==> flow/design.v <==
`timescale 1ns / 1ps
module sensory_neuron( clk, rst, d, th, start, y);
	input clk, rst, start;
	input [6:0] d, th;
	output reg y;
	reg [1:0] state, nextstate;
	reg [6:0] dReg, dNext;
	reg yHold;
	always@(posedge clk)
		if (rst)
		begin
			state <= 2'b00;
			dReg <= 7'b0;
			yHold <= 1'b0;
		end
		else
		begin
			state <= nextstate;
			dReg <= dNext;
			yHold <= y;
		end
	always@(*)
	begin
		dNext = dReg;
		y = yHold;
		case (state)
			2'b00: 
				begin
				dNext = 7'b0;
				nextstate = (start)? 2'b01: 2'b00;
				y = 1'b0;
				end
			2'b01:
				begin 
				dNext = d;
				nextstate = 2'b10;
				y = 1'b0;
				end
			2'b10:
				if( dReg == th)
					nextstate = 2'b11;
				else
					nextstate = 2'b00;
			2'b11:
				begin
				y = 1'b1;
				nextstate = 2'b00;
				end
		endcase
	end
endmodule 
`timescale 1ns / 1ps
module direction_ganglion(clk, rst, distance, start, dir, colrcode, flat);
	input clk, rst, start, dir;
	input [99:0] distance;
	output reg colrcode;
	output reg [6:0] flat;
	localparam [25:0] WAIT_LIMIT = 26'd7;
	reg [3:0] state, nextstate;
	reg [25:0] cnt, cntNext;
	reg [6:0] ascnt, ascntNext, dscnt, dscntNext; 
	reg [99:0] dReg, dRegNext, prevReg, prevRegNext;
	reg colrHold;
	reg [6:0] flatHold;
	always @(posedge clk)
	if (rst)
	begin
		state <= 4'b0000;
		cnt <= 26'b0;
		ascnt <= 7'b0;
		dscnt <= 7'b0;
		dReg <= 100'b0;
		prevReg <= 100'b0;
		colrHold <= 1'b0;
		flatHold <= 7'b0;
	end
	else
	begin
		colrHold <= colrcode;
		flatHold <= flat;
		state <= nextstate;
		cnt <= cntNext;
		ascnt <= ascntNext;
		dscnt <= dscntNext;
		dReg <= dRegNext;
		prevReg <= prevRegNext;
	end
	always @(*)
	begin
		cntNext = cnt;
		ascntNext = ascnt;
		dscntNext = dscnt;
		dRegNext = dReg;
		prevRegNext = prevReg;
		colrcode = colrHold;
		flat = flatHold;
		case(state)
			4'b0000:
			begin
				cntNext = 26'b0;
				ascntNext = 7'b0;
				dscntNext = 7'b0;
				dRegNext = 100'b0;
				prevRegNext = 100'b0;
				nextstate= (start)? 4'b0001:4'b0000; 
			end
			4'b0001:
			begin
				dRegNext = distance;
				nextstate = 4'b0010;
			end
			4'b0010:
			begin
				cntNext = cnt + 1;
				if(cnt < WAIT_LIMIT)
					nextstate = 4'b0010;
				else
					nextstate = 4'b0011;
			end
			4'b0011:
			begin
				prevRegNext = dReg;
				dRegNext = distance;
				cntNext = 26'b0;
				nextstate = 4'b0100;
			end
			4'b0100:
			begin
				if	(prevReg > dReg)
					nextstate = 4'b0101;
				else if (prevReg < dReg)
					nextstate = 4'b0110;
				else
					nextstate = 4'b0010;
			end
			4'b0101:
			begin
				dscntNext = dscnt + 1;
				nextstate = (start)? 4'b0010:4'b0111;
			end
			4'b0110:
			begin
				ascntNext = ascnt + 1;
				nextstate = (start)? 4'b0010:4'b0111;
			end
			4'b0111:
				nextstate = (dir)? 4'b1000:4'b1001;
			4'b1000:
			begin
				flat = ascnt;
				colrcode = 1'b1;
				nextstate = 4'b0000;
			end
			4'b1001:
			begin
				flat = dscnt;
				colrcode = 1'b0;
				nextstate = 4'b0000;
			end
			default: 
			begin
				nextstate = 4'b0000;
				cntNext = 26'b0;
				ascntNext = 7'b0;
				dscntNext = 7'b0;
				dRegNext = 100'b0;
				prevRegNext = 100'b0;
				flat = 7'b0;
				colrcode = 1'b0;
			end
		endcase
	end
endmodule
`timescale 1ns / 1ps
module inter_neuron(clk, rst, flat, th, mode, shape_code, wAddr, wE);
	input clk, rst, mode;
	input [6:0] th, flat;
	output reg wE;
	output reg [11:0] shape_code;
	output reg [4:0] wAddr;
	reg [4:0] state, nextstate, wAddrNext;
	reg [6:0] fReg, fRegNext;
	reg [11:0] shape_codeNext;
	reg wEHold;
	always @(posedge clk)
	if (rst)
	begin
		state <= 5'b00000;
		fReg <= 7'b0;
		wAddr <= 5'b0;
		shape_code <= 12'b0;
		wEHold <= 1'b0;
	end
	else
	begin
		wEHold <= wE;
		state <= nextstate;
		fReg <= fRegNext;
		wAddr <= wAddrNext;
		shape_code <= shape_codeNext;
	end
	always @(*)
	begin
		fRegNext = fReg;
		wAddrNext = wAddr;
		shape_codeNext = shape_code;
		wE = wEHold;
		case(state)
		5'b00000:
		begin
			fRegNext = 7'b0;
			nextstate = (mode)? 5'b00000:5'b00001;
			wE = 1'b0;
		end
		5'b00001:
		begin
			fRegNext = flat;
			nextstate = 5'b00010;
			wE = 1'b0;
		end
		5'b00010:
			if (fReg == th)
				nextstate = 5'b00011;
			else
				nextstate = 5'b00000;
		5'b00011:
			case(th)
				7'b1100100: nextstate = 5'b00100;
				7'b1011111: nextstate = 5'b00101;
				7'b1011010: nextstate = 5'b00110;
				7'b1010101: nextstate = 5'b00111;
				7'b1010000: nextstate = 5'b01000;
				7'b1001011: nextstate = 5'b01001;
				7'b1000110: nextstate = 5'b01010;
				7'b1000001: nextstate = 5'b01011;
				7'b0111100: nextstate = 5'b01100;
				7'b0110111: nextstate = 5'b01101;
				7'b0110010: nextstate = 5'b01110;
				7'b0101101: nextstate = 5'b01111;
				7'b0101000: nextstate = 5'b10000;
				7'b0100011: nextstate = 5'b10001;
				7'b0011110: nextstate = 5'b10010;
				7'b0011001: nextstate = 5'b10011;
				7'b0010100: nextstate = 5'b10100;
				7'b0001111: nextstate = 5'b10101;
				7'b0001010: nextstate = 5'b10110;
				7'b0000101: nextstate = 5'b10111;
				default: nextstate = 5'b00011;
			endcase
		5'b00100:
		begin
			shape_codeNext = {fReg, 5'b00000};
			wAddrNext = 5'b00000;
			wE = 1'b1;
			nextstate = 5'b00011;
		end
		5'b00101:
		begin
			shape_codeNext = {fReg, 5'b00001};
			wAddrNext = 5'b00001;
			wE = 1'b1;
			nextstate = 5'b00011;
		end
		5'b00110:
		begin
			shape_codeNext = {fReg, 5'b00010};
			wAddrNext = 5'b00010;
			wE = 1'b1;
			nextstate = 5'b00011;
		end
		5'b00111:
		begin
			shape_codeNext = {fReg, 5'b00011};
			wAddrNext = 5'b00011;
			wE = 1'b1;
			nextstate = 5'b00011;
		end
		5'b01000:
		begin
			shape_codeNext = {fReg, 5'b00100};
			wAddrNext = 5'b00100;
			wE = 1'b1;
			nextstate = 5'b00011;
		end
		5'b01001:
		begin
			shape_codeNext = {fReg, 5'b00101};
			wAddrNext = 5'b00101;
			wE = 1'b1;
			nextstate = 5'b00011;
		end
		5'b01010:
		begin
			shape_codeNext = {fReg, 5'b00110};
			wAddrNext = 5'b00110;
			wE = 1'b1;
			nextstate = 5'b00011;
		end
		5'b01011:
		begin
			shape_codeNext = {fReg, 5'b00111};
			wAddrNext = 5'b00111;
			wE = 1'b1;
			nextstate = 5'b00011;
		end
		5'b01100:
		begin
			shape_codeNext = {fReg, 5'b01000};
			wAddrNext = 5'b01000;
			wE = 1'b1;
			nextstate = 5'b00011;
		end
		5'b01101:
		begin
			shape_codeNext = {fReg, 5'b01001};
			wAddrNext = 5'b01001;
			wE = 1'b1;
			nextstate = 5'b00011;
		end
		5'b01110:
		begin
			shape_codeNext = {fReg, 5'b01010};
			wAddrNext = 5'b01010;
			wE = 1'b1;
			nextstate = 5'b00011;
		end
		5'b01111:
		begin
			shape_codeNext = {fReg, 5'b01011};
			wAddrNext = 5'b01011;
			wE = 1'b1;
			nextstate = 5'b00011;
		end
		5'b10000:
		begin
			shape_codeNext = {fReg, 5'b01100};
			wAddrNext = 5'b01100;
			wE = 1'b1;
			nextstate = 5'b00011;
		end
		5'b10001:
		begin
			shape_codeNext = {fReg, 5'b01101};
			wAddrNext = 5'b01101;
			wE = 1'b1;
			nextstate = 5'b00011;
		end
		5'b10010:
		begin
			shape_codeNext = {fReg, 5'b01110};
			wAddrNext = 5'b01110;
			wE = 1'b1;
			nextstate = 5'b00011;
		end
		5'b10011:
		begin
			shape_codeNext = {fReg, 5'b01111};
			wAddrNext = 5'b01111;
			wE = 1'b1;
			nextstate = 5'b00011;
		end
		5'b10100:
		begin
			shape_codeNext = {fReg, 5'b10000};
			wAddrNext = 5'b10000;
			wE = 1'b1;
			nextstate = 5'b00011;
		end
		5'b10101:
		begin
			shape_codeNext = {fReg, 5'b10001};
			wAddrNext = 5'b10001;
			wE = 1'b1;
			nextstate = 5'b00011;
		end
		5'b10110:
		begin
			shape_codeNext = {fReg, 5'b10010};
			wAddrNext = 5'b10010;
			wE = 1'b1;
			nextstate = 5'b00011;
		end
		5'b10111:
		begin
			shape_codeNext = {fReg, 5'b10011};
			wAddrNext = 5'b10011;
			wE = 1'b1;
			nextstate = 5'b00011;
		end
		default: 
		begin
			nextstate = 5'b00000;
			shape_codeNext = shape_code;
			wAddrNext = wAddr;
			wE = 1'b0;
			fRegNext = fReg;
		end
	endcase
	end
endmodule
`timescale 1ns / 1ps
module memory_neuron(clk, rst, WE1, WE2, WE3, WE4, WE5, 
							WE6, WE7, WE8, WE9, WE10, WE11, 
							WE12, WE13, WE14, WE15, WE16, WE17, 
							WE18, WE19, WE20, wAddr1, wAddr2, wAddr3, 
							wAddr4, wAddr5, wAddr6, wAddr7, wAddr8, 
							wAddr9, wAddr10, wAddr11, wAddr12, wAddr13, 
							wAddr14, wAddr15, wAddr16, wAddr17, wAddr18, 
							wAddr19, wAddr20, wData1, wData2, wData3, wData4, 
							wData5, wData6, wData7, wData8, wData9, wData10, 
							wData11, wData12, wData13, wData14, wData15, wData16, 
							wData17, wData18, wData19, wData20, rAddr1, rAddr2, 
							rData1, rData2);
	input clk, rst, WE1, WE2, WE3, WE4, WE5, 
			WE6, WE7, WE8, WE9, WE10, WE11, 
			WE12, WE13, WE14, WE15, WE16, WE17, 
			WE18, WE19, WE20;
	input [4:0] wAddr1, wAddr2, wAddr3, wAddr4, wAddr5, 
					wAddr6, wAddr7, wAddr8, wAddr9, wAddr10, 
					wAddr11, wAddr12, wAddr13, wAddr14, wAddr15, 
					wAddr16, wAddr17, wAddr18, wAddr19, wAddr20, 
					rAddr1, rAddr2;
	input [11:0] wData1, wData2, wData3, wData4, wData5, wData6, 
					 wData7, wData8, wData9, wData10, wData11, wData12, 
					 wData13, wData14, wData15, wData16, wData17, wData18, 
					 wData19, wData20;
	output [11:0] rData1, rData2;
	reg [11:0] mem[31:0];
	integer i;
	always@(posedge clk)
		if(rst)
			for (i = 0; i < 32; i = i + 1)
				mem[i] <= 12'b0;
		else if(WE1)
			mem[wAddr1] <= wData1;
		else if(WE2)
			mem[wAddr2] <= wData2;
		else if(WE3)
			mem[wAddr3] <= wData3;
		else if(WE4)
			mem[wAddr4] <= wData4;
		else if(WE5)
			mem[wAddr5] <= wData5;
		else if(WE6)
			mem[wAddr6] <= wData6;
		else if(WE7)
			mem[wAddr7] <= wData7;
		else if(WE8)
			mem[wAddr8] <= wData8;
		else if(WE9)
			mem[wAddr9] <= wData9;
		else if(WE10)
			mem[wAddr10] <= wData10;
		else if(WE11)
			mem[wAddr11] <= wData11;
		else if(WE12)
			mem[wAddr12] <= wData12;
		else if(WE13)
			mem[wAddr13] <= wData13;
		else if(WE14)
			mem[wAddr14] <= wData14;
		else if(WE15)
			mem[wAddr15] <= wData15;
		else if(WE16)
			mem[wAddr16] <= wData16;
		else if(WE17)
			mem[wAddr17] <= wData17;
		else if(WE18)
			mem[wAddr18] <= wData18;
		else if(WE19)
			mem[wAddr19] <= wData19;
		else if(WE20)
			mem[wAddr20] <= wData20;
		else 
			mem[wAddr20 + 1] <= wData1;
	assign rData1 = mem[rAddr1];
	assign rData2 = mem[rAddr2];
endmodule
`timescale 1ns / 1ps
module intelligent_stimuli_comparison_unit(clk, rst, E, asc, dsc, mode, read1, read2, colr1, colr2, colr, oe, dot_m, r_Addr1, r_Addr2);
	input clk, rst, E, mode, colr1, colr2;
	input [6:0] asc, dsc;
	input [11:0] read1, read2;
	output reg colr, oe;
	output reg [4:0] dot_m, r_Addr1, r_Addr2;
	reg [4:0] state, nextstate,  r_Addr1Next,  r_Addr2Next;
	reg [7:0] ascReg, ascRegNext, dscReg, dscRegNext, 
				 remReg1, remReg1Next, remReg2, remReg2Next;
	reg [27:0] cnt, cntNext;
	reg colrHold, oeHold;
	reg [4:0] dot_mHold;
	localparam [27:0] HOLD_LIMIT = 28'd5;
	always @(posedge clk)
	if (rst)
	begin
		state <= 5'b00000;
		ascReg <= 8'b0;
		dscReg <= 8'b0;
		remReg1 <= 8'b0;
		remReg2 <= 8'b0;
		cnt <= 28'b0;
		r_Addr1 <= 5'b0;
		r_Addr2 <= 5'b0;
		colrHold <= 1'b0;
		oeHold <= 1'b0;
		dot_mHold <= 5'b0;
	end
	else
	begin
		colrHold <= colr;
		oeHold <= oe;
		dot_mHold <= dot_m;
		state <= nextstate;
		ascReg <= ascRegNext;
		dscReg <= dscRegNext;
		remReg1 <= remReg1Next;
		remReg2 <= remReg2Next;
		cnt <= cntNext;
		r_Addr1 <= r_Addr1Next;
		r_Addr2 <= r_Addr2Next;
	end
	always @(*)
	begin
		nextstate = state;
		ascRegNext = ascReg;
		dscRegNext = dscReg;
		remReg1Next = remReg1;
		remReg2Next = remReg2;
		cntNext = cnt;
		r_Addr1Next = r_Addr1;
		r_Addr2Next = r_Addr2;
		colr = colrHold;
		oe = oeHold;
		dot_m = dot_mHold;
		case(state)
			5'b00000:
			begin
				ascRegNext = 8'b0;
				dscRegNext = 8'b0;
				cntNext = 28'b0;
				remReg1Next = 8'b0;
				remReg2Next = 8'b0;
				nextstate = (mode)? 5'b00001: 5'b00000;
			end
			5'b00001:
			begin
				ascRegNext = {1'b0, asc[6:0]};  
				dscRegNext = {1'b0, dsc[6:0]};
				nextstate = (E)? 5'b00010:5'b00011;
			end
			5'b00010:
			begin
				r_Addr1Next = 5'b0;
				r_Addr2Next = 5'b0;
				nextstate = 5'b00100;
			end
			5'b00011:
			begin
				r_Addr1Next = 5'b10100;
				r_Addr2Next = 5'b10100;
				nextstate = 5'b10001;
			end
			5'b00100:
			begin
				remReg1Next = ascReg - {1'b0, read1[11:5]};
				remReg2Next = dscReg - {1'b0, read2[11:5]};
				if ( !(r_Addr1 < 5'b10100) && !(r_Addr2 < 5'b10100))
					nextstate = 5'b00000;
				else if ( !(r_Addr1 < 5'b10100) && (r_Addr2 < 5'b10100))
					nextstate = 5'b01011;
				else if (r_Addr1 < 5'b10100)
					nextstate = 5'b00101;
				else
				 nextstate = 5'b00100;
			end
			5'b00101:
			if (remReg1[7] == 1)
				nextstate = 5'b00110;
			else if (remReg1 == 8'b00000000)
				nextstate = 5'b01000;
			else if (remReg1 > 8'b00000000)
				nextstate = 5'b01001;
			else
				nextstate = 5'b00101;
			5'b00110:
			begin
				r_Addr1Next = r_Addr1 + 1;
				nextstate = 5'b00111;
			end
			5'b00111:
			if (r_Addr1 < 5'b10100)
				nextstate = 5'b00101;
			else if (!(r_Addr1 < 5'b10100))
				nextstate = 5'b01011;
			else
				nextstate = 5'b00111;
			5'b01000:
			begin
				colr = colr1;
				dot_m = read1[4:0];
				cntNext = cnt + 1;
				oe = 1'b1;
				if (cnt < HOLD_LIMIT)
					nextstate = 5'b01000;
				else if (!(cnt < HOLD_LIMIT))
					nextstate = 5'b01010;
			end
			5'b01001:
			begin
				ascRegNext = remReg1;
				nextstate = 5'b00010;
			end
			5'b01010:
			begin
				oe = 1'b0;
				cntNext = 28'b0;
				if (r_Addr1 < 5'b10100)
					nextstate = 5'b00101;
				else if (!(r_Addr1 < 5'b10100))
					nextstate = 5'b01011;
				else 
					nextstate = 5'b01010;
			end
			5'b01011:
			if (remReg2[7] == 1)
				nextstate = 5'b01100;
			else if (remReg2 == 8'b00000000)
				nextstate = 5'b01110;
			else if (remReg2 > 8'b00000000)
				nextstate = 5'b01111;
			else
				nextstate = 5'b01011;
			5'b01100:
			begin
				r_Addr2Next = r_Addr2 + 1;
				nextstate = 5'b01101;
			end
			5'b01101:
			if (r_Addr2 < 5'b10100)
				nextstate = 5'b01011;
			else if (!(r_Addr2 < 5'b10100))
				nextstate = 5'b00000;
			else
				nextstate = 5'b01101;
			5'b01110:
			begin
				colr = colr2;
				dot_m = read2[4:0];
				cntNext = cnt + 1;
				oe = 1'b1;
				if (cnt < HOLD_LIMIT)
					nextstate = 5'b01110;
				else if (!(cnt < HOLD_LIMIT))
					nextstate = 5'b10000;
				else
					nextstate = 5'b01110;
			end
			5'b01111:
			begin
				dscRegNext = remReg2;
				r_Addr2Next = 5'b00000;
				nextstate = 5'b00100;
			end
			5'b10000:
			begin
				oe = 1'b0;
				cntNext = 28'b0;
				if (r_Addr2 < 5'b10100)
					nextstate = 5'b01011;
				else if (!(r_Addr2 < 5'b10100))
					nextstate = 5'b00000;
				else
					nextstate = 5'b10000;
			end
			5'b10001:
			begin
				remReg1Next = ascReg - {1'b0, read1[11:5]};
				remReg2Next = dscReg - {1'b0, read2[11:5]};
				cntNext = 28'b0;
				oe = 1'b0;
				if ((r_Addr1 == 5'b00000) && (r_Addr2 == 5'b00000))
					nextstate = 5'b00000;
				else if ((r_Addr1 == 5'b00000) && !(r_Addr2 == 5'b00000))
					nextstate = 5'b10110;
				else if ( !(r_Addr1 == 5'b00000))
					nextstate = 5'b10010;
				else
					nextstate = 5'b10001;
			end
			5'b10010:
			if (remReg1[7] > 8'b00000000)
				nextstate = 5'b10100;
			else if (remReg1 == 8'b00000000)
				nextstate = 5'b10011;
			else
				nextstate = 5'b10010;
			5'b10011:
			begin
				colr = colr1;
				dot_m = read1[4:0];
				oe = 1'b1;
				cntNext = cnt + 1;
				if (cnt < HOLD_LIMIT)
					nextstate = 5'b10011;
				else if (!(cnt < HOLD_LIMIT))
					nextstate = 5'b10110;
				else
					nextstate = 5'b10011;
			end
			5'b10100:
			begin
				colr = colr1;
				dot_m = read1[4:0];
				oe = 1'b1;
				r_Addr1Next = r_Addr1 - 1;
				ascRegNext = remReg1;
				nextstate = 5'b10101;
			end
			5'b10101:
			begin
				cntNext = cnt + 1;
				if (cnt < HOLD_LIMIT)
					nextstate = 5'b10101;
				else if ( !(cnt < HOLD_LIMIT) && r_Addr1 != 8'b00000000)
					nextstate = 5'b10001;
				else if ( cnt < HOLD_LIMIT && r_Addr1 == 8'b00000000)
					nextstate = 5'b10110;
			end
			5'b10110:
			begin
				cntNext = 28'b0;
				oe = 1'b0;
				if (remReg2 == 8'b00000000)
					nextstate = 5'b11000;
				else if (remReg2 > 8'b00000000)
					nextstate = 5'b10111;
				else 
					nextstate = 5'b10110;
			end
			5'b10111:
			begin
				colr = colr2;
				dot_m = read2[4:0];
				oe = 1'b1;
				r_Addr2Next = r_Addr2 - 1;
				dscRegNext = remReg2;
				nextstate = 5'b10101;
			end
			5'b11000:
			begin
				colr = colr2;
				dot_m = read2[4:0];
				oe = 1'b1;
				cntNext = cnt + 1;
				if (cnt < HOLD_LIMIT)
					nextstate = 5'b11000;
				else if (!(cnt < HOLD_LIMIT))
					nextstate = 5'b00000;
				else
					nextstate = 5'b11000;
			end
			5'b11001:
			begin
				cntNext = cnt + 1;
				if (cnt < HOLD_LIMIT)
					nextstate = 5'b11001;
				else if ( !(cnt < HOLD_LIMIT) && r_Addr2 == 8'b00000000)
					nextstate = 5'b00000;
				else if ( !(cnt < HOLD_LIMIT) && r_Addr2 != 8'b00000000)
					nextstate = 5'b10110;
				else
					nextstate = 5'b11001;
			end
			default:
			begin
				ascRegNext = 8'b0;
				dscRegNext = 8'b0;
				cntNext = 28'b0;
				remReg1Next = 8'b0;
				remReg2Next = 8'b0;
				r_Addr1Next = 5'b0;
				r_Addr2Next = 5'b0;
				colr = 1'b0;
				dot_m = 5'b0;
				oe = 1'b0;
			end
		endcase
	end
endmodule
`timescale 1ns / 1ps
module brain_m(clk, rst, distance, mode, start, E, color, OE, shape);
	input clk, rst, mode, start, E;
	input [6:0] distance;
	output color, OE;
	output [4:0] shape;
	wire [99:0] W1;
	wire W2, W3, W8, W13, W14, 
		  W15, W16, W17, W18, W19, 
		  W20, W21, W22, W23, W24, 
		  W25, W26, W27, W28, W29, 
		  W30, W31;
	wire [6:0] W4, W5;
	wire [11:0] W6, W51, W52, W53, 
					W54, W55, W56, W57, 
					W58, W59, W60, W61, 
					W62, W63, W64, W65, 
					W66, W67, W68, W69, 
					W11, W12;
	wire [4:0] W7, W32, W33, W34, W35, 
				  W36, W37, W38, W39, W40, 
				  W41, W42, W43, W44, W45, 
				  W46, W47, W48, W49, W50, 
				  W9, W10;
	sensory_neuron s1(clk, rst, distance, 7'b0000010, start, W1[0]);
	sensory_neuron s2(clk, rst, distance, 7'b0000011, start, W1[1]);
	sensory_neuron s3(clk, rst, distance, 7'b0000100, start, W1[2]);
	sensory_neuron s4(clk, rst, distance, 7'b0000101, start, W1[3]);
	sensory_neuron s5(clk, rst, distance, 7'b0000110, start, W1[4]);
	sensory_neuron s6(clk, rst, distance, 7'b0000111, start, W1[5]);
	sensory_neuron s7(clk, rst, distance, 7'b0001000, start, W1[6]);
	sensory_neuron s8(clk, rst, distance, 7'b0001001, start, W1[7]);
	sensory_neuron s9(clk, rst, distance, 7'b0001010, start, W1[8]);
	sensory_neuron s10(clk, rst, distance, 7'b0001011, start, W1[9]);
	sensory_neuron s11(clk, rst, distance, 7'b0001100, start, W1[10]);
	sensory_neuron s12(clk, rst, distance, 7'b0001101, start, W1[11]);
	sensory_neuron s13(clk, rst, distance, 7'b0001110, start, W1[12]);
	sensory_neuron s14(clk, rst, distance, 7'b0001111, start, W1[13]);
	sensory_neuron s15(clk, rst, distance, 7'b0010000, start, W1[14]);
	sensory_neuron s16(clk, rst, distance, 7'b0010001, start, W1[15]);
	sensory_neuron s17(clk, rst, distance, 7'b0010010, start, W1[16]);
	sensory_neuron s18(clk, rst, distance, 7'b0010011, start, W1[17]);
	sensory_neuron s19(clk, rst, distance, 7'b0010100, start, W1[18]);
	sensory_neuron s20(clk, rst, distance, 7'b0010101, start, W1[19]);
	sensory_neuron s21(clk, rst, distance, 7'b0010110, start, W1[20]);
	sensory_neuron s22(clk, rst, distance, 7'b0010111, start, W1[21]);
	sensory_neuron s23(clk, rst, distance, 7'b0011000, start, W1[22]);
	sensory_neuron s24(clk, rst, distance, 7'b0011001, start, W1[23]);
	sensory_neuron s25(clk, rst, distance, 7'b0011010, start, W1[24]);
	sensory_neuron s26(clk, rst, distance, 7'b0011011, start, W1[25]);
	sensory_neuron s27(clk, rst, distance, 7'b0011100, start, W1[26]);
	sensory_neuron s28(clk, rst, distance, 7'b0011101, start, W1[27]);
	sensory_neuron s29(clk, rst, distance, 7'b0011110, start, W1[28]);
	sensory_neuron s30(clk, rst, distance, 7'b0011111, start, W1[29]);
	sensory_neuron s31(clk, rst, distance, 7'b0100000, start, W1[30]);
	sensory_neuron s32(clk, rst, distance, 7'b0100001, start, W1[31]);
	sensory_neuron s33(clk, rst, distance, 7'b0100010, start, W1[32]);
	sensory_neuron s34(clk, rst, distance, 7'b0100011, start, W1[33]);
	sensory_neuron s35(clk, rst, distance, 7'b0100100, start, W1[34]);
	sensory_neuron s36(clk, rst, distance, 7'b0100101, start, W1[35]);
	sensory_neuron s37(clk, rst, distance, 7'b0100110, start, W1[36]);
	sensory_neuron s38(clk, rst, distance, 7'b0100111, start, W1[37]);
	sensory_neuron s39(clk, rst, distance, 7'b0101000, start, W1[38]);
	sensory_neuron s40(clk, rst, distance, 7'b0101001, start, W1[39]);
	sensory_neuron s41(clk, rst, distance, 7'b0101010, start, W1[40]);
	sensory_neuron s42(clk, rst, distance, 7'b0101011, start, W1[41]);
	sensory_neuron s43(clk, rst, distance, 7'b0101100, start, W1[42]);
	sensory_neuron s44(clk, rst, distance, 7'b0101101, start, W1[43]);
	sensory_neuron s45(clk, rst, distance, 7'b0101110, start, W1[44]);
	sensory_neuron s46(clk, rst, distance, 7'b0101111, start, W1[45]);
	sensory_neuron s47(clk, rst, distance, 7'b0110000, start, W1[46]);
	sensory_neuron s48(clk, rst, distance, 7'b0110001, start, W1[47]);
	sensory_neuron s49(clk, rst, distance, 7'b0110010, start, W1[48]);
	sensory_neuron s50(clk, rst, distance, 7'b0110011, start, W1[49]);
	sensory_neuron s51(clk, rst, distance, 7'b0110100, start, W1[50]);
	sensory_neuron s52(clk, rst, distance, 7'b0110101, start, W1[51]);
	sensory_neuron s53(clk, rst, distance, 7'b0110110, start, W1[52]);
	sensory_neuron s54(clk, rst, distance, 7'b0110111, start, W1[53]);
	sensory_neuron s55(clk, rst, distance, 7'b0111000, start, W1[54]);
	sensory_neuron s56(clk, rst, distance, 7'b0111001, start, W1[55]);
	sensory_neuron s57(clk, rst, distance, 7'b0111010, start, W1[56]);
	sensory_neuron s58(clk, rst, distance, 7'b0111011, start, W1[57]);
	sensory_neuron s59(clk, rst, distance, 7'b0111100, start, W1[58]);
	sensory_neuron s60(clk, rst, distance, 7'b0111101, start, W1[59]);
	sensory_neuron s61(clk, rst, distance, 7'b0111110, start, W1[60]);
	sensory_neuron s62(clk, rst, distance, 7'b0111111, start, W1[61]);
	sensory_neuron s63(clk, rst, distance, 7'b1000000, start, W1[62]);
	sensory_neuron s64(clk, rst, distance, 7'b1000001, start, W1[63]);
	sensory_neuron s65(clk, rst, distance, 7'b1000010, start, W1[64]);
	sensory_neuron s66(clk, rst, distance, 7'b1000011, start, W1[65]);
	sensory_neuron s67(clk, rst, distance, 7'b1000100, start, W1[66]);
	sensory_neuron s68(clk, rst, distance, 7'b1000101, start, W1[67]);
	sensory_neuron s69(clk, rst, distance, 7'b1000110, start, W1[68]);
	sensory_neuron s70(clk, rst, distance, 7'b1000111, start, W1[69]);
	sensory_neuron s71(clk, rst, distance, 7'b1001000, start, W1[70]);
	sensory_neuron s72(clk, rst, distance, 7'b1001001, start, W1[71]);
	sensory_neuron s73(clk, rst, distance, 7'b1001010, start, W1[72]);
	sensory_neuron s74(clk, rst, distance, 7'b1001011, start, W1[73]);
	sensory_neuron s75(clk, rst, distance, 7'b1001100, start, W1[74]);
	sensory_neuron s76(clk, rst, distance, 7'b1001101, start, W1[75]);
	sensory_neuron s77(clk, rst, distance, 7'b1001110, start, W1[76]);
	sensory_neuron s78(clk, rst, distance, 7'b1001111, start, W1[77]);
	sensory_neuron s79(clk, rst, distance, 7'b1010000, start, W1[78]);
	sensory_neuron s80(clk, rst, distance, 7'b1010001, start, W1[79]);
	sensory_neuron s81(clk, rst, distance, 7'b1010010, start, W1[80]);
	sensory_neuron s82(clk, rst, distance, 7'b1010011, start, W1[81]);
	sensory_neuron s83(clk, rst, distance, 7'b1010100, start, W1[82]);
	sensory_neuron s84(clk, rst, distance, 7'b1010101, start, W1[83]);
	sensory_neuron s85(clk, rst, distance, 7'b1010110, start, W1[84]);
	sensory_neuron s86(clk, rst, distance, 7'b1010111, start, W1[85]);
	sensory_neuron s87(clk, rst, distance, 7'b1011000, start, W1[86]);
	sensory_neuron s88(clk, rst, distance, 7'b1011001, start, W1[87]);
	sensory_neuron s89(clk, rst, distance, 7'b1011010, start, W1[88]);
	sensory_neuron s90(clk, rst, distance, 7'b1011011, start, W1[89]);
	sensory_neuron s91(clk, rst, distance, 7'b1011100, start, W1[90]);
	sensory_neuron s92(clk, rst, distance, 7'b1011101, start, W1[91]);
	sensory_neuron s93(clk, rst, distance, 7'b1011110, start, W1[92]);
	sensory_neuron s94(clk, rst, distance, 7'b1011111, start, W1[93]);
	sensory_neuron s95(clk, rst, distance, 7'b1100000, start, W1[94]);
	sensory_neuron s96(clk, rst, distance, 7'b1100001, start, W1[95]);
	sensory_neuron s97(clk, rst, distance, 7'b1100010, start, W1[96]);
	sensory_neuron s98(clk, rst, distance, 7'b1100011, start, W1[97]);
	sensory_neuron s99(clk, rst, distance, 7'b1100100, start, W1[98]);
	sensory_neuron s100(clk, rst, distance, 7'b1100101, start, W1[99]);
	direction_ganglion d1(clk, rst, W1, start, 1'b1, W2, W4);
	direction_ganglion d2(clk, rst, W1, start, 1'b0, W3, W5);
	inter_neuron in1(clk, rst, W5, 7'b1100100, mode, W6, W7, W8);
	inter_neuron in2(clk, rst, W5, 7'b1011111, mode, W51, W32, W13);
	inter_neuron in3(clk, rst, W5, 7'b1011010, mode, W52, W33, W14);
	inter_neuron in4(clk, rst, W5, 7'b1010101, mode, W53, W34, W15);
	inter_neuron in5(clk, rst, W5, 7'b1010000, mode, W54, W35, W16);
	inter_neuron in6(clk, rst, W5, 7'b1001011, mode, W55, W36, W17);
	inter_neuron in7(clk, rst, W5, 7'b1000110, mode, W56, W37, W18);
	inter_neuron in8(clk, rst, W5, 7'b1000001, mode, W57, W38, W19);
	inter_neuron in9(clk, rst, W5, 7'b0111100, mode, W58, W39, W20);
	inter_neuron in10(clk, rst, W5, 7'b0110111, mode, W59, W40, W21);
	inter_neuron in11(clk, rst, W5, 7'b0110010, mode, W60, W41, W22);
	inter_neuron in12(clk, rst, W5, 7'b0101101, mode, W61, W42, W23);
	inter_neuron in13(clk, rst, W5, 7'b0101000, mode, W62, W43, W24);
	inter_neuron in14(clk, rst, W5, 7'b0100011, mode, W63, W44, W25);
	inter_neuron in15(clk, rst, W5, 7'b0011110, mode, W64, W45, W26);
	inter_neuron in16(clk, rst, W5, 7'b0011001, mode, W65, W46, W27);
	inter_neuron in17(clk, rst, W5, 7'b0010100, mode, W66, W47, W28);
	inter_neuron in18(clk, rst, W5, 7'b0001111, mode, W67, W48, W29);
	inter_neuron in19(clk, rst, W5, 7'b0001010, mode, W68, W49, W30);
	inter_neuron in20(clk, rst, W5, 7'b0000101, mode, W69, W50, W31);
	memory_neuron m(clk, rst, W8, W13, W14, W15, W16, W17, W18, W19, 
						W20, W21, W22, W23, W24, W25, W26, W27, W28, 
						W29, W30, W31, W7, W32, W33, W34, W35, W36, 
						W37, W38, W39, W40, W41, W42, W43, W44, W45, 
						W46, W47, W48, W49, W50, W6, W51, W52, W53, 
						W54, W55, W56, W57, W58, W59, W60, W61, W62, 
						W63, W64, W65, W66, W67, W68, W69, W9, W10, 
						W11, W12);
	intelligent_stimuli_comparison_unit iscu(clk, rst, E, W4, W5, mode, W11, W12, W2, W3, color, OE, shape, W9, W10);
endmodule
# From RTL to reports: brain_m
# The steps from the RTL of brain_m to its reports follow in flow order.
# Line numbers count from 1 in the design file above.
# The mark n/a stands for no value.
dict set report inputs {
  top_module {brain_m}
  clock_port {clk}
  library {sky130hd}
  pvt_corner {tt_025C_1v80}
}

# Word level
# Counts by Yosys on the flattened word-level netlist (proc, flatten, opt, wreduce; memories kept). Print and check cells are left out.
# Memory sizes are those after Yosys's memory passes, which may raise the word count (mostly to a power of two), join words into wider ones and drop unused or constant bits.
dict set report bits {
  ff_bits 2186
  ram_bits 384
  n_memories 1
  in_bits 12
  output_inout_bits 7
  wordCells 3261
}
# memory size word_bits line
set mem_list {}
lappend mem_list {m.mem 32 12 428} ;# reg [11:0] mem[31:0];
dict set report op_classes {
  n_addsub 14
  n_cmp 12
  eq_ne 924
  mux 1405
  reduce_logical 478
}
# op n
set ops {}
lappend ops {{12-bit parallel mux with 20-bit select} 20}
lappend ops {{12-bit 2-to-1 mux} 271}
lappend ops {{5-bit parallel mux with 20-bit select} 20}
lappend ops {{7-bit parallel mux with 2-bit select} 124}
lappend ops {{5-bit 2-to-1 mux} 292}
lappend ops {{5-bit equality test with constant B} 170}
lappend ops {{5-bit by 4-bit equality test with 1-bit output with constant B} 168}
lappend ops {{2-bit parallel mux with 4-bit select} 100}
lappend ops {{100-bit parallel mux with 2-bit select} 4}
lappend ops {{5-bit parallel mux with 5-bit select} 20}
lappend ops {{2-bit OR reduction} 231}
lappend ops {{20-bit OR reduction} 21}
lappend ops {{5-bit by 3-bit equality test with 1-bit output with constant B} 84}
lappend ops {{2-bit equality test with constant B} 200}
lappend ops {{20-bit nonzero test} 20}
lappend ops {{7-bit equality test with constant B} 46}
lappend ops {{1-bit parallel mux with 3-bit select} 101}
lappend ops {{1-bit 2-to-1 mux} 282}
lappend ops {{7-bit by 6-bit equality test with 1-bit output with constant B} 38}
lappend ops {{2-bit 2-to-1 mux} 122}
lappend ops {{12-bit OR reduction} 20}
lappend ops {{5-bit by 2-bit equality test with 1-bit output with constant B} 42}
lappend ops {{100-bit > comparator} 2}
lappend ops {{100-bit less-than comparator} 2}
lappend ops {{2-bit by 1-bit equality test with 1-bit output with constant B} 100}
lappend ops {{2-bit logical NOT} 100}
lappend ops {{7-bit by 5-bit equality test with 1-bit output with constant B} 19}
lappend ops {{5-bit logical NOT} 23}
# Not listed: further kinds 49, cells in them 191.

# Depth
# Depth = most cells in a row (Yosys ltp): at word level without a register or memory, in the mapped netlist without a sequential cell, where the memories' decode and read muxes count.
dict set report depth {
  depth_word 27
  ABC_AREA 0
  ltp_mapped 18
  ltp_nobuf 15
}

# Netlist
# Yosys stat after the flow's synthesis: flattened, memories mapped to cells. It holds for the ABC_AREA given above (unset counts as 0); a run with the other value may have another netlist.
# cell n area_total_um2
set by_type {}
lappend by_type {sky130_fd_sc_hd__dfxtp_1 2232 4.47E+04}
lappend by_type {sky130_fd_sc_hd__edfxtp_1 384 1.15E+04}
lappend by_type {sky130_fd_sc_hd__a21oi_1 1467 7.34E+03}
lappend by_type {sky130_fd_sc_hd__mux4_2 240 5.41E+03}
lappend by_type {sky130_fd_sc_hd__nor2_1 1189 4463.03}
lappend by_type {sky130_fd_sc_hd__o21ai_0 814 4.07E+03}
lappend by_type {sky130_fd_sc_hd__nand3_1 792 3.96E+03}
lappend by_type {sky130_fd_sc_hd__ha_1 226 2.83E+03}
lappend by_type {sky130_fd_sc_hd__clkbuf_1 631 2.37E+03}
lappend by_type {sky130_fd_sc_hd__nor3b_1 265 1.99E+03}
lappend by_type {sky130_fd_sc_hd__mux2i_1 174 1741.67}
lappend by_type {sky130_fd_sc_hd__nor2b_1 261 1.63E+03}
lappend by_type {sky130_fd_sc_hd__a22o_1 151 1.32E+03}
lappend by_type {sky130_fd_sc_hd__nand2_1 303 1.14E+03}
lappend by_type {sky130_fd_sc_hd__a2111o_1 100 1126.08}
lappend by_type {sky130_fd_sc_hd__inv_1 296 1.11E+03}
lappend by_type {sky130_fd_sc_hd__and2_1 152 950.912}
lappend by_type {sky130_fd_sc_hd__buf_1 226 848.314}
# Other cell types: 74; their cells: 1015.
dict set report mapped {
  cells 10918
  area_um2 106208.1
  seqArea_um2 56213.9
  ff_cells 2616
  buf_cells 907
}
# The figures by module come from a second, unflattened synthesis with its own total; it is not the netlist above.
dict set report unflattened {
  hier_cells 15596
  area_unflattened_um2 142603.0
}
# Each row is one instance without its submodules.
# mod instances cells area_um2 mod_seq_area_um2
set modules {}
lappend modules {sensory_neuron 100 55 490.5 240.2}
lappend modules {inter_neuron 20 224 2011.9 880.8}
lappend modules {direction_ganglion 2 1534 12099.1 5165.0}
lappend modules {memory_neuron 1 1915 23787.8 11531.1}
lappend modules {intelligent_stimuli_comparison_unit 1 631 5323.9 2062.0}
lappend modules {brain_m 1 2 7.5 0.0}

# Timing after synthesis
# Path of least setup slack by OpenSTA after synthesis, without wires, with an ideal clock, recovery checks aside; 20% of the period is set as input and as output delay. Where synthesis merged equal registers, the netlist keeps one of their names.
dict set report synth_path {
  kind {input to register}
  startpoint {input rst}
  endpoint {memory m.mem[19][0]}
  period_ns 10.0
  in_delay_ns 2.000
  setup_time_ns 0.350
  launch_ns 2.000
  arrival_ns 4.404
  t_required_ns 9.650
  path_slack_ns 5.245
  path_delay_ns 2.754
  stages 12
  path_buffers 3
  synth_period_reached_ns 4.755
}
# "path_delay_ns" is the arrival time less input delay plus setup time.
# "stages": output pins that drive a net of the path, with the launching flip-flop's if there is one; two outputs of one cell count as two.
# "synth_period_reached_ns" = period - worst setup slack (recovery checks aside). The figure is calculated, with input and output delays left at 20% of the set period.
# The rows between start and end are the longest chain of elaborated cells between them; the timing report does not say that the signal goes this way. Where chains are equally long, one stands for them.
# Each line given opens the expression or statement behind the cell; cells for indexed reads and writes are added by Yosys, which also makes memories of some case tables.
# The path ends at the enable pin of a flip-flop; only ways to that pin are counted.
dict set report synth_via {
  cell_sequence {sky130_fd_sc_hd__nor2_1 -> sky130_fd_sc_hd__and4_1 -> sky130_fd_sc_hd__nand4_4 -> sky130_fd_sc_hd__or4_1 -> sky130_fd_sc_hd__buf_2 -> sky130_fd_sc_hd__o2111a_1 -> sky130_fd_sc_hd__o21ai_2 -> sky130_fd_sc_hd__a21o_1 -> sky130_fd_sc_hd__buf_6 -> sky130_fd_sc_hd__o2111ai_2 -> sky130_fd_sc_hd__buf_6 -> sky130_fd_sc_hd__nand2_1}
  elab_chain_cells 22
  cells_between 103
  lines_between 1
  cone_classes {mux (83); reduce/logical (20)}
}
# element line
set synth_lines {}
lappend synth_lines {{start, declared} 792} ;# input clk, rst, mode, start, E;
lappend synth_lines {{1-bit 2-to-1 mux} 431} ;# if(rst)
lappend synth_lines {{12-bit OR reduction} n/a}
lappend synth_lines {{5-bit 2-to-1 mux (20 in a row)} n/a}
lappend synth_lines {{end, declared} 428} ;# reg [11:0] mem[31:0];

# Path in the finished layout
# From the final timing report of run 1: the path of least setup slack in the routed layout; clock arrival at registers is part of the times.
dict set report layout_path {
  kind {register to output}
  startpoint {register (no name shown)}
  endpoint {output shape[2]}
  period_ns 6.6
  output_delay_ns 1.32
  launch_ns 0.88
  arrival_ns 4.23
  t_required_ns 5.28
  path_slack_ns 1.05
  stages 7
  path_buffers 2
}
dict set report layout_via {
  cell_sequence {sky130_fd_sc_hd__dfxtp_4 -> sky130_fd_sc_hd__buf_12 -> sky130_fd_sc_hd__mux4_2 -> sky130_fd_sc_hd__mux4_2 -> sky130_fd_sc_hd__mux2i_1 -> sky130_fd_sc_hd__o221ai_1 -> sky130_fd_sc_hd__clkdlybuf4s50_1}
}
# element line
set layout_lines {}
lappend layout_lines {{end, declared} 795} ;# output [4:0] shape;
# No chain of elaborated cells between the ends is given.

; Design brain_m on sky130hd. What follows are 3 stored runs of the flow, each under its own settings; their order means nothing. The constraints put input and output delay at 20% of the set period each and load the outputs with 0.01 pF.
; By "worstPathTime_ns" is meant the share of the clock period that the worst setup path is allowed (20% is reserved at inputs, 20% at outputs), minus its slack. Clock arrival times at its registers enter into it.
; "final_power_mw" is the tool's figure for a default switching activity; nothing was simulated.

[run 1: settings]
CORE_UTILIZATION = 40
PLACE_DENSITY = 0.6
period_ns = 6.6
CAP_MARGIN = 20
CORE_MARGIN = 2
SLEW_MARGIN = 20
[run 1: results]
finalUtil_frac = 0.448
final_power_mw = 35.395
total_die_area_um2 = 269657.0
timing.setup.ws_ns = 1.054
worstPathTime_ns = 4.23
worstPathKind = register to output
yosys_chip_area_um2 = 106208.1
timing.hold.ws_ns = 0.403
setup_tns_ns = 0.000

[run 2: settings]
CAP_MARGIN = 20
CELL_PAD_IN_SITES_GLOBAL_PLACEMENT = 2
CORE_UTILIZATION = 26
CTS_CLUSTER_DIAMETER = 54
HOLD_SLACK_MARGIN = 0.28
SETUP_SLACK_MARGIN = 1.3
SLEW_MARGIN = 25
period_ns = 5.54
CORE_MARGIN = 2
[run 2: results]
finalUtil_frac = 0.308
final_power_mw = 46.771
total_die_area_um2 = 413623.0
timing.setup.ws_ns = 1.186
worstPathTime_ns = 3.25
worstPathKind = register to output
yosys_chip_area_um2 = 106208.1
timing.hold.ws_ns = 0.423
setup_tns_ns = 0.000

[run 3: settings]
ABC_AREA = 0
CORE_MARGIN = 7
CORE_UTILIZATION = 31
GPL_ROUTABILITY_DRIVEN = 0
GPL_TIMING_DRIVEN = 1
MAX_ROUTING_LAYER = met5
PLACE_DENSITY_LB_ADDON = 0.03
SETUP_SLACK_MARGIN = 1.69
TNS_END_PERCENT = 40
period_ns = 9.14
CAP_MARGIN = 20
SLEW_MARGIN = 20
[run 3: results]
finalUtil_frac = 0.355
final_power_mw = 26.550
total_die_area_um2 = 359190.0
timing.setup.ws_ns = 2.927
worstPathTime_ns = 4.39
worstPathKind = register to output
yosys_chip_area_um2 = 106208.1
timing.hold.ws_ns = 0.432
setup_tns_ns = 0.000
